==> flow/design.v <==
module invert (input wire i, output wire o);
   assign o = !i;
endmodule
module and2 (input wire i0, i1, output wire o);
  assign o = i0 & i1;
endmodule
module or2 (input wire i0, i1, output wire o);
  assign o = i0 | i1;
endmodule
module xor2 (input wire i0, i1, output wire o);
  assign o = i0 ^ i1;
endmodule
module and3 (input wire i0, i1, i2, output wire o);
   wire t;
   and2 and2_0 (i0, i1, t);
   and2 and2_1 (i2, t, o);
endmodule
module or3 (input wire i0, i1, i2, output wire o);
   wire t;
   or2 or2_0 (i0, i1, t);
   or2 or2_1 (i2, t, o);
endmodule
module xor3 (input wire i0, i1, i2, output wire o);
   wire t;
   xor2 xor2_0 (i0, i1, t);
   xor2 xor2_1 (i2, t, o);
endmodule
module and5(input wire i0, i1, i2, i3, i4, output wire o);
  wire t1;
  and3 a1(i0,i1,i2,t1);
  and3 a2(i3,i4,t1,o);
endmodule
module or5(input wire i0, i1, i2, i3, i4, output wire o);
  wire t1;
  or3 o1(i0,i1,i2,t1);
  or3 o2(i3,i4,t1,o);
endmodule
module mux2 (input wire i0, i1, j, output wire o);
  assign o = (j==0)?i0:i1;
endmodule
module mux4 (input wire [0:3] i, input wire j1, j0, output wire o);
  wire  t0, t1;
  mux2 mux2_0 (i[0], i[1], j0, t0);
  mux2 mux2_1 (i[2], i[3], j0, t1);
  mux2 mux2_2 (t0, t1, j1, o);
endmodule
module mux8 (input wire [0:7] i, input wire j2, j1, j0, output wire o);
  wire  t0, t1;
  mux4 mux4_0 (i[0:3], j1, j0, t0);
  mux4 mux4_1 (i[4:7], j1, j0, t1);
  mux2 mux2_0 (t0, t1, j2, o);
endmodule
module mux16 (input wire [0:15] i, input wire j3, j2, j1, j0, output wire o);
  wire  t0, t1;
  mux8 mux8_0 (i[0:7], j2, j1, j0, t0);
  mux8 mux8_1 (i[8:15], j2, j1, j0, t1);
  mux2 mux2_0 (t0, t1, j3, o);
endmodule
module demux2 (input wire i, j, output wire o0, o1);
  assign o0 = (j==0)?i:1'b0;
  assign o1 = (j==1)?i:1'b0;
endmodule
module demux4 (input wire i, input wire j1, j0, output wire [0:3] o);
  wire  t0, t1;
  demux2 demux2_0 (i, j1, t0, t1);
  demux2 demux2_1 (t0, j0, o[0], o[1]);
  demux2 demux2_2 (t1, j0, o[2], o[3]);
endmodule
module demux8 (input wire i, j2, j1, j0, output wire [0:7] o);
  wire  t0, t1;
  demux2 demux2_0 (i, j2, t0, t1);
  demux4 demux4_0 (t0, j1, j0, o[0:3]);
  demux4 demux4_1 (t1, j1, j0, o[4:7]);
endmodule
module demux16 (input wire i, j3, j2, j1, j0, output wire [0:15] o);
  wire  t0, t1;
  demux2 demux2_0 (i, j3, t0, t1);
  demux8 demux4_0 (t0, j2, j1, j0, o[0:7]);
  demux8 demux4_1 (t1, j2, j1, j0, o[8:15]);
endmodule
module df (input wire clk, in, output wire out);
  reg df_out;
  always@(posedge clk) df_out <= in;
  assign out = df_out;
endmodule
module dfr (input wire clk, reset, in, output wire out);
  wire reset_, df_in;
  invert invert_0 (reset, reset_);
  and2 and2_0 (in, reset_, df_in);
  df df_0 (clk, df_in, out);
endmodule
module dfr16 (input wire clk,reset, input wire [15:0] in, output wire [15:0] out);
  dfr d0(clk,reset, in[0], out[0]);
  dfr d1(clk,reset, in[1], out[1]);
  dfr d2(clk,reset, in[2], out[2]);
  dfr d3(clk,reset, in[3], out[3]);
  dfr d4(clk,reset, in[4], out[4]);
  dfr d5(clk,reset, in[5], out[5]);
  dfr d6(clk,reset, in[6], out[6]);
  dfr d7(clk,reset, in[7], out[7]);
  dfr d8(clk,reset, in[8], out[8]);
  dfr d9(clk,reset, in[9], out[9]);
  dfr d10(clk,reset, in[10], out[10]);
  dfr d11(clk,reset, in[11], out[11]);
  dfr d12(clk,reset, in[12], out[12]);
  dfr d13(clk,reset, in[13], out[13]);
  dfr d14(clk,reset, in[14], out[14]);
  dfr d15(clk,reset, in[15], out[15]);
endmodule
module dfrl (input wire clk, reset, load, in, output wire out);
  wire _in;
  mux2 mux2_0(out, in, load, _in);
  dfr dfr_1(clk, reset, _in, out);
endmodule
module ha(input wire i0, i1, output wire sum, cout);
  xor2 _i0(i0, i1, sum);
  and2 _i1(i0, i1, cout);
endmodule
module fa (input wire i0, i1, cin, output wire sum, cout);
   wire t0, t1, t2;
   xor3 _i0 (i0, i1, cin, sum);
   and2 _i1 (i0, i1, t0);
   and2 _i2 (i1, cin, t1);
   and2 _i3 (cin, i0, t2);
   or3 _i4 (t0, t1, t2, cout);
endmodule
module addsub (input wire addsub, i0, i1, cin, output wire sumdiff, cout);
  wire t;
  fa _i0 (i0, t, cin, sumdiff, cout);
  xor2 _i1 (i1, addsub, t);
endmodule
module bin_counter(input wire clk, reset, in, output wire[3:0] out);
    wire[3:0] t0,t1;
    dfrl d0(clk,reset,in,t0[0],out[0]);
    dfrl d1(clk,reset,in,t0[1],out[1]);
    dfrl d2(clk,reset,in,t0[2],out[2]);
    dfrl d3(clk,reset,in,t0[3],out[3]);
    ha h0(out[0],in,t0[0],t1[0]);
    ha h1(out[1],t1[0],t0[1],t1[1]);
    ha h2(out[2],t1[1],t0[2],t1[2]);
    ha h3(out[3],t1[2],t0[3],t1[3]);
endmodule
module reg_file_slice (input wire clk, reset, wr, rd, input wire [3:0] rd_addr, wr_addr, input wire d_in, output wire d_out);
	wire [0:15] t1,t2;
	wire t3;
	demux16 dm1(wr, wr_addr[3], wr_addr[2], wr_addr[1], wr_addr[0], t1);
	dfrl d0 (clk,reset,t1[0] ,d_in,t2[0]);
	dfrl d1 (clk,reset,t1[1] ,d_in,t2[1]);
	dfrl d2 (clk,reset,t1[2] ,d_in,t2[2]);
	dfrl d3 (clk,reset,t1[3] ,d_in,t2[3]);
	dfrl d4 (clk,reset,t1[4] ,d_in,t2[4]);
	dfrl d5 (clk,reset,t1[5] ,d_in,t2[5]);
	dfrl d6 (clk,reset,t1[6] ,d_in,t2[6]);
	dfrl d7 (clk,reset,t1[7] ,d_in,t2[7]);
	dfrl d8 (clk,reset,t1[8] ,d_in,t2[8]);
	dfrl d9 (clk,reset,t1[9] ,d_in,t2[9]);
	dfrl d10(clk,reset,t1[10],d_in,t2[10]);
	dfrl d11(clk,reset,t1[11],d_in,t2[11]);
	dfrl d12(clk,reset,t1[12],d_in,t2[12]);
	dfrl d13(clk,reset,t1[13],d_in,t2[13]);
	dfrl d14(clk,reset,t1[14],d_in,t2[14]);
    dfrl d15(clk,reset,t1[15],d_in,t2[15]);
	mux16 m1(t2, rd_addr[3], rd_addr[2], rd_addr[1], rd_addr[0], t3);
	and2 a1(t3, rd, d_out);
endmodule
module full_empty(input wire[3:0] front,rear, output wire full, empty);
	wire [3:0] t,out;
	wire t1,t2;
	addsub as1(1, front[0], rear[0], 1, out[0], t[0]);
	addsub as2(1, front[1], rear[1], t[0], out[1], t[1]);
	addsub as3(1, front[2], rear[2], t[1], out[2], t[2]);
	addsub as4(1, front[3], rear[3], t[2], out[3], t[3]);
	invert i1(t[3],t1);
	and5 a1(out[0],out[1],out[2],out[3],1'b1,full);
	or5 o1(out[0],out[1],out[2],out[3],t1,t2);
	invert i2(t2,empty);
endmodule
module memory(input wire clk, reset, wr, rd, input wire[3:0] wr_addr, rd_addr, input wire[15:0] d_in, output wire[15:0] d_out);
	reg_file_slice r0 (clk,reset,wr,rd,rd_addr,wr_addr,d_in[0], d_out[0]);
	reg_file_slice r1 (clk,reset,wr,rd,rd_addr,wr_addr,d_in[1], d_out[1]);
	reg_file_slice r2 (clk,reset,wr,rd,rd_addr,wr_addr,d_in[2], d_out[2]);
	reg_file_slice r3 (clk,reset,wr,rd,rd_addr,wr_addr,d_in[3], d_out[3]);
	reg_file_slice r4 (clk,reset,wr,rd,rd_addr,wr_addr,d_in[4], d_out[4]);
	reg_file_slice r5 (clk,reset,wr,rd,rd_addr,wr_addr,d_in[5], d_out[5]);
	reg_file_slice r6 (clk,reset,wr,rd,rd_addr,wr_addr,d_in[6], d_out[6]);
	reg_file_slice r7 (clk,reset,wr,rd,rd_addr,wr_addr,d_in[7], d_out[7]);
	reg_file_slice r8 (clk,reset,wr,rd,rd_addr,wr_addr,d_in[8], d_out[8]);
	reg_file_slice r9 (clk,reset,wr,rd,rd_addr,wr_addr,d_in[9], d_out[9]);
	reg_file_slice r10(clk,reset,wr,rd,rd_addr,wr_addr,d_in[10],d_out[10]);
	reg_file_slice r11(clk,reset,wr,rd,rd_addr,wr_addr,d_in[11],d_out[11]);
	reg_file_slice r12(clk,reset,wr,rd,rd_addr,wr_addr,d_in[12],d_out[12]);
	reg_file_slice r13(clk,reset,wr,rd,rd_addr,wr_addr,d_in[13],d_out[13]);
	reg_file_slice r14(clk,reset,wr,rd,rd_addr,wr_addr,d_in[14],d_out[14]);
	reg_file_slice r15(clk,reset,wr,rd,rd_addr,wr_addr,d_in[15],d_out[15]);
endmodule
module fifo(input wire clk,reset,wr,rd, input wire[15:0] d_in, output wire full,empty, output wire[15:0] d_out);
	wire[3:0] front,rear;
	wire[15:0] t;
	wire front_inc,rear_inc,full_,empty_;
	full_empty f0(front,rear,full,empty);
	invert i0(full,full_);
	invert i1(empty,empty_);
	and2 a1(wr,full_,front_inc);
	bin_counter bc0(clk,reset,front_inc,front);
	and2 a2(rd,empty_,rear_inc);
	bin_counter bc1(clk,reset,rear_inc,rear);
	memory m0(clk, reset, front_inc, rear_inc, front, rear, d_in, t);
	dfr16 d0(clk, reset, t, d_out);
endmodule
# Reports on fifo
# What the tools print for fifo, step after step.
# Line numbers count from 1 in the design file above.
# Operators: Yosys type, input widths -> output width; for muxes data width and select width s.
# The mark -- stands for no value.
dict set report inputs {
  top_module {fifo}
  clock {clk}
  cell_library {sky130hd}
  pvt_corner {tt_025C_1v80}
}

# After elaboration
# Yosys after proc, flatten, opt, wreduce and memory -nomap, before mapping. Enables and synchronous resets that opt folds into registers are not counted as muxes. Memory bits, and registers merged into a memory's read port (data or address), are not among the register bits. Print and check cells are not counted. Equal cells are merged and count once.
dict set report classes {
  logic 349
  n_reduce_logical 4
  n_mux 534
}
# op count
set op_table {}
lappend op_table {{$mux 1} 534}
lappend op_table {{$and 1x1->1} 317}
lappend op_table {{$xor 1x1->1} 15}
lappend op_table {{$or 1x1->1} 12}
lappend op_table {{$not 1->1} 5}
lappend op_table {{$logic_not 1->1} 4}
dict set report bits {
  out_inout_bits 18
  register_bits 280
  elab_cells 1167
}

# Longest topological paths
# Depth = most cells in a row (Yosys ltp): at word level without a register or memory, in the mapped netlist without a sequential cell, where the memories' decode and read muxes count.
dict set report logic_depth {
  depth_word 23
  ABC_AREA 0
  depth_mapped 19
}

# After synthesis
# Source: synth_stat.txt of the flow (Yosys; design flattened, memories mapped). It holds for the ABC_AREA given above (unset counts as 0); a run with the other value may have another netlist.
# The area totals of this step are shown rounded.
dict set report mapped {
  seqArea_um2 5610
  cells 1399
  yosys_area_um2 12200
  ff_cells 280
  buf_cells 144
}
# type count type_area_um2
set types {}
lappend types {sky130_fd_sc_hd__dfxtp_1 280 5.61E+03}
lappend types {sky130_fd_sc_hd__nand2_1 520 1.95E+03}
lappend types {sky130_fd_sc_hd__mux4_2 64 1.44E+03}
lappend types {sky130_fd_sc_hd__a21oi_1 253 1.27E+03}
lappend types {sky130_fd_sc_hd__mux2i_1 32 320.307}
lappend types {sky130_fd_sc_hd__buf_4 39 292.781}
lappend types {sky130_fd_sc_hd__buf_2 46 230.221}
lappend types {sky130_fd_sc_hd__clkbuf_1 45 168.912}
lappend types {sky130_fd_sc_hd__nor3_4 10 162.656}
lappend types {sky130_fd_sc_hd__nand3_1 20 100.096}
lappend types {sky130_fd_sc_hd__o22ai_1 16 100.096}
lappend types {sky130_fd_sc_hd__ha_1 7 87.584}
lappend types {sky130_fd_sc_hd__buf_6 7 78.826}
lappend types {sky130_fd_sc_hd__a21oi_2 7 61.309}
lappend types {sky130_fd_sc_hd__fa_1 3 60.058}
lappend types {sky130_fd_sc_hd__and3_1 7 43.792}
lappend types {sky130_fd_sc_hd__clkbuf_2 6 30.029}
lappend types {sky130_fd_sc_hd__and3b_1 3 26.275}
# Not listed: further types 17, cells in them 34.
# The figures by module come from a second, unflattened synthesis with its own total; it is not the netlist above.
dict set report hier_totals {
  hier_cells 1903
  hier_area_um2 20400
}
# Each row is one instance without its submodules.
# module n_cells seq_area_um2 area_um2 n_inst
set by_module {}
lappend by_module {mux2 1 0.0 15.0 504}
lappend by_module {df 1 20.0 20.0 280}
lappend by_module {demux2 2 0.0 16.3 240}
lappend by_module {and2 1 0.0 6.3 322}
lappend by_module {invert 1 0.0 3.8 284}
lappend by_module {xor2 1 0.0 8.8 20}
lappend by_module {or2 1 0.0 6.3 12}
lappend by_module {full_empty 1 0.0 3.8 1}
lappend by_module {addsub 0 0.0 0.0 4}
lappend by_module {and3 0 0.0 0.0 2}
lappend by_module {and5 0 0.0 0.0 1}
lappend by_module {bin_counter 0 0.0 0.0 2}
lappend by_module {demux16 0 0.0 0.0 16}
lappend by_module {demux4 0 0.0 0.0 64}
# Further modules, not shown: 15.

# Worst setup path after synthesis
# Source: OpenSTA report_checks on the synthesized netlist (no wires, ideal clock, input and output delay 20% of the period each), path of least setup slack; recovery checks are left aside. Register names are those of the netlist, which keeps one name where synthesis merged equal registers.
dict set report synth_path {
  path_kind {register -> output}
  startpoint {reg bc1.d1.dfr_1.df_0.df_out}
  endpoint {out full}
  path_buffers 5
  setup_slack_ns 1.110
  launch_ns 0.000
  stages 13
  tclk_ns 5.0
  path_delay_ns 2.890
  arrival_time_ns 2.890
  synth_period_reached_ns 3.89
}
# "path_delay_ns" = arrival - input delay + setup time.
# At an output port there is no setup time.
# "stages": output pins that drive a net of the path, with the launching flip-flop's if there is one; two outputs of one cell count as two.
# "synth_period_reached_ns" is the clock period less the worst setup slack; recovery checks do not enter. This is arithmetic on one report: input and output delays are still those of the set period (20% each).
# Between the ends stands the longest chain of elaborated cells between them, by number of cells; it is not shown to be the way that was timed. Of several equally long chains one is given.
# Each line given opens the expression or statement behind the cell; cells for indexed reads and writes are added by Yosys, which also makes memories of some case tables.
dict set report synth_between {
  path_cell_list {sky130_fd_sc_hd__dfxtp_1 -> sky130_fd_sc_hd__buf_4 -> sky130_fd_sc_hd__buf_4 -> sky130_fd_sc_hd__buf_2 -> sky130_fd_sc_hd__inv_1 -> sky130_fd_sc_hd__fa_1 -> sky130_fd_sc_hd__fa_1 -> sky130_fd_sc_hd__inv_1 -> sky130_fd_sc_hd__fa_1 -> sky130_fd_sc_hd__nand4bb_1 -> sky130_fd_sc_hd__buf_4 -> sky130_fd_sc_hd__inv_2 -> sky130_fd_sc_hd__buf_6}
  elab_chain_cells 9
  cells_between 16
  cone_classes {16 x logic}
}
# element line
set synth_lines {}
lappend synth_lines {{start, declared} 82} ;# reg df_out;
lappend synth_lines {{start, assigned} 83} ;# always@(posedge clk) df_out <= in;
lappend synth_lines {{$not 1->1} --}
lappend synth_lines {{$and 1x1->1} 5} ;# assign o = i0 & i1;
lappend synth_lines {{$or 1x1->1 (2 in a row)} 8} ;# assign o = i0 | i1;
lappend synth_lines {{$and 1x1->1} 5}
lappend synth_lines {{$or 1x1->1 (2 in a row)} 8}
lappend synth_lines {{$xor 1x1->1} 11} ;# assign o = i0 ^ i1;
lappend synth_lines {{$and 1x1->1} 5}
lappend synth_lines {{end, declared} 196} ;# module fifo(input wire clk,reset,wr,rd, input wire[15:0] d_in, output wire full,empty, output wire[15:0] d_out ...

# Timing after layout
# From the final timing report of stored run 1: the path of least setup slack in the routed layout; clock arrival at registers is part of the times.
dict set report layout_path {
  path_kind {register -> output}
  startpoint {reg bc1.d1.dfr_1.df_0.df_out}
  endpoint {out full}
  stages 14
  arrival_time_ns 3.04
  tclk_ns 3.96
  path_buffers 6
  setup_slack_ns 0.13
  launch_ns 0.52
}
# Between the ends stands the longest chain of elaborated cells between them, by number of cells; it is not shown to be the way that was timed. Of several equally long chains one is given.
dict set report layout_between {
  path_cell_list {sky130_fd_sc_hd__dfxtp_4 -> sky130_fd_sc_hd__buf_12 -> sky130_fd_sc_hd__buf_12 -> sky130_fd_sc_hd__buf_12 -> sky130_fd_sc_hd__inv_4 -> sky130_fd_sc_hd__fa_2 -> sky130_fd_sc_hd__fa_2 -> sky130_fd_sc_hd__inv_2 -> sky130_fd_sc_hd__fa_1 -> sky130_fd_sc_hd__nand4bb_1 -> sky130_fd_sc_hd__buf_6 -> sky130_fd_sc_hd__inv_6 -> sky130_fd_sc_hd__buf_12 -> sky130_fd_sc_hd__buf_6}
  elab_chain_cells 9
  cells_between 16
  cone_classes {16 x logic}
}
# element line
set layout_lines {}
lappend layout_lines {{start, declared} 82} ;# reg df_out;
lappend layout_lines {{start, assigned} 83} ;# always@(posedge clk) df_out <= in;
lappend layout_lines {{$not 1->1} --}
lappend layout_lines {{$and 1x1->1} 5} ;# assign o = i0 & i1;
lappend layout_lines {{$or 1x1->1 (2 in a row)} 8} ;# assign o = i0 | i1;
lappend layout_lines {{$and 1x1->1} 5}
lappend layout_lines {{$or 1x1->1 (2 in a row)} 8}
lappend layout_lines {{$xor 1x1->1} 11} ;# assign o = i0 ^ i1;
lappend layout_lines {{$and 1x1->1} 5}
lappend layout_lines {{end, declared} 196} ;# module fifo(input wire clk,reset,wr,rd, input wire[15:0] d_in, output wire full,empty, output wire[15:0] d_out ...

# 6 stored runs of fifo in the flow (synthesis by Yosys, layout by OpenROAD, sky130hd cells), in arbitrary order. Constraints: input delay and output delay 20% of the set period each, output load 0.01 pF.
# By "clock_period_reached_ns" is meant the clock period of the run minus its worst setup slack. This is arithmetic on one report: input and output delays are still those of the set period (20% each).
# "worst_path_time_ns": the worst setup path's part of the clock period (all of it between registers, 20% less for each end at a port) less its slack. A launch clock that arrives late makes it longer, a capture clock that arrives late makes it shorter.
# By "fin_power_w" is meant OpenSTA's value without simulated activity: inputs other than the clock are taken to toggle once in ten clock periods, and the tool carries that through the logic.
# Values from the reports are rounded here.
run="stored run 1" settings CORE_ASPECT_RATIO=0.85 CORE_UTILIZATION=28 CTS_CLUSTER_DIAMETER=75 CTS_CLUSTER_SIZE=87 GPL_ROUTABILITY_DRIVEN=0 GPL_TIMING_DRIVEN=0 MAX_ROUTING_LAYER="met5" PLACE_DENSITY_LB_ADDON=0.27 SETUP_SLACK_MARGIN=0.64 TNS_END_PERCENT=85 period_ns=3.96 CAP_MARGIN=20 CORE_MARGIN=2 SLEW_MARGIN=20
run="stored run 1" results worst_setup_slack_ns=0.131 final_hold_ws_ns=0.458 setup_tns_ns=0.000 synth_area_um2=12200 post_route_util_frac=0.416 worst_path_time_ns=3.04 worst_setup_path_type="register -> output" clock_period_reached_ns=3.829 fin_power_w=0.00621 post_route_stdcell_area_um2=17900 dieArea_um2=45400
run="stored run 2" settings ABC_AREA=0 CAP_MARGIN=40 CORE_ASPECT_RATIO=0.55 CORE_UTILIZATION=36 GPL_TIMING_DRIVEN=0 PLACE_DENSITY=0.78 period_ns=6.0 CORE_MARGIN=2 SLEW_MARGIN=20
run="stored run 2" results worst_setup_slack_ns=0.144 final_hold_ws_ns=0.454 setup_tns_ns=0.000 synth_area_um2=12200 post_route_util_frac=0.419 worst_path_time_ns=4.66 worst_setup_path_type="register -> output" clock_period_reached_ns=5.856 fin_power_w=0.00422 post_route_stdcell_area_um2=13800 dieArea_um2=35500
run="stored run 3" settings CORE_UTILIZATION=40 PLACE_DENSITY=0.6 period_ns=3.82 CAP_MARGIN=20 CORE_MARGIN=2 SLEW_MARGIN=20
run="stored run 3" results worst_setup_slack_ns=0.148 final_hold_ws_ns=0.451 setup_tns_ns=0.000 synth_area_um2=12200 post_route_util_frac=0.45 worst_path_time_ns=2.91 worst_setup_path_type="register -> output" clock_period_reached_ns=3.672 fin_power_w=0.0068 post_route_stdcell_area_um2=13700 dieArea_um2=32000
run="stored run 4" settings CORE_UTILIZATION=40 PLACE_DENSITY=0.6 period_ns=4.49 CAP_MARGIN=20 CORE_MARGIN=2 SLEW_MARGIN=20
run="stored run 4" results worst_setup_slack_ns=0.216 final_hold_ws_ns=0.452 setup_tns_ns=0.000 synth_area_um2=12200 post_route_util_frac=0.441 worst_path_time_ns=3.38 worst_setup_path_type="register -> output" clock_period_reached_ns=4.274 fin_power_w=0.00563 post_route_stdcell_area_um2=13400 dieArea_um2=32000
run="stored run 5" settings CORE_UTILIZATION=60 PLACE_DENSITY=0.6 period_ns=4.49 CAP_MARGIN=20 CORE_MARGIN=2 SLEW_MARGIN=20
run="stored run 5" results worst_setup_slack_ns=0.238 final_hold_ws_ns=0.451 setup_tns_ns=0.000 synth_area_um2=12200 post_route_util_frac=0.661 worst_path_time_ns=3.35 worst_setup_path_type="register -> output" clock_period_reached_ns=4.252 fin_power_w=0.00583 post_route_stdcell_area_um2=13300 dieArea_um2=21500
run="stored run 6" settings CAP_MARGIN=25 CELL_PAD_IN_SITES_DETAIL_PLACEMENT=0 CORE_UTILIZATION=40 GPL_TIMING_DRIVEN=0 PLACE_DENSITY=0.6 SLEW_MARGIN=35 TNS_END_PERCENT=60 period_ns=5.0 CORE_MARGIN=2
run="stored run 6" results worst_setup_slack_ns=0.153 final_hold_ws_ns=0.451 setup_tns_ns=0.000 synth_area_um2=12200 post_route_util_frac=0.456 worst_path_time_ns=3.85 worst_setup_path_type="register -> output" clock_period_reached_ns=4.847 fin_power_w=0.00511 post_route_stdcell_area_um2=13800 dieArea_um2=32000
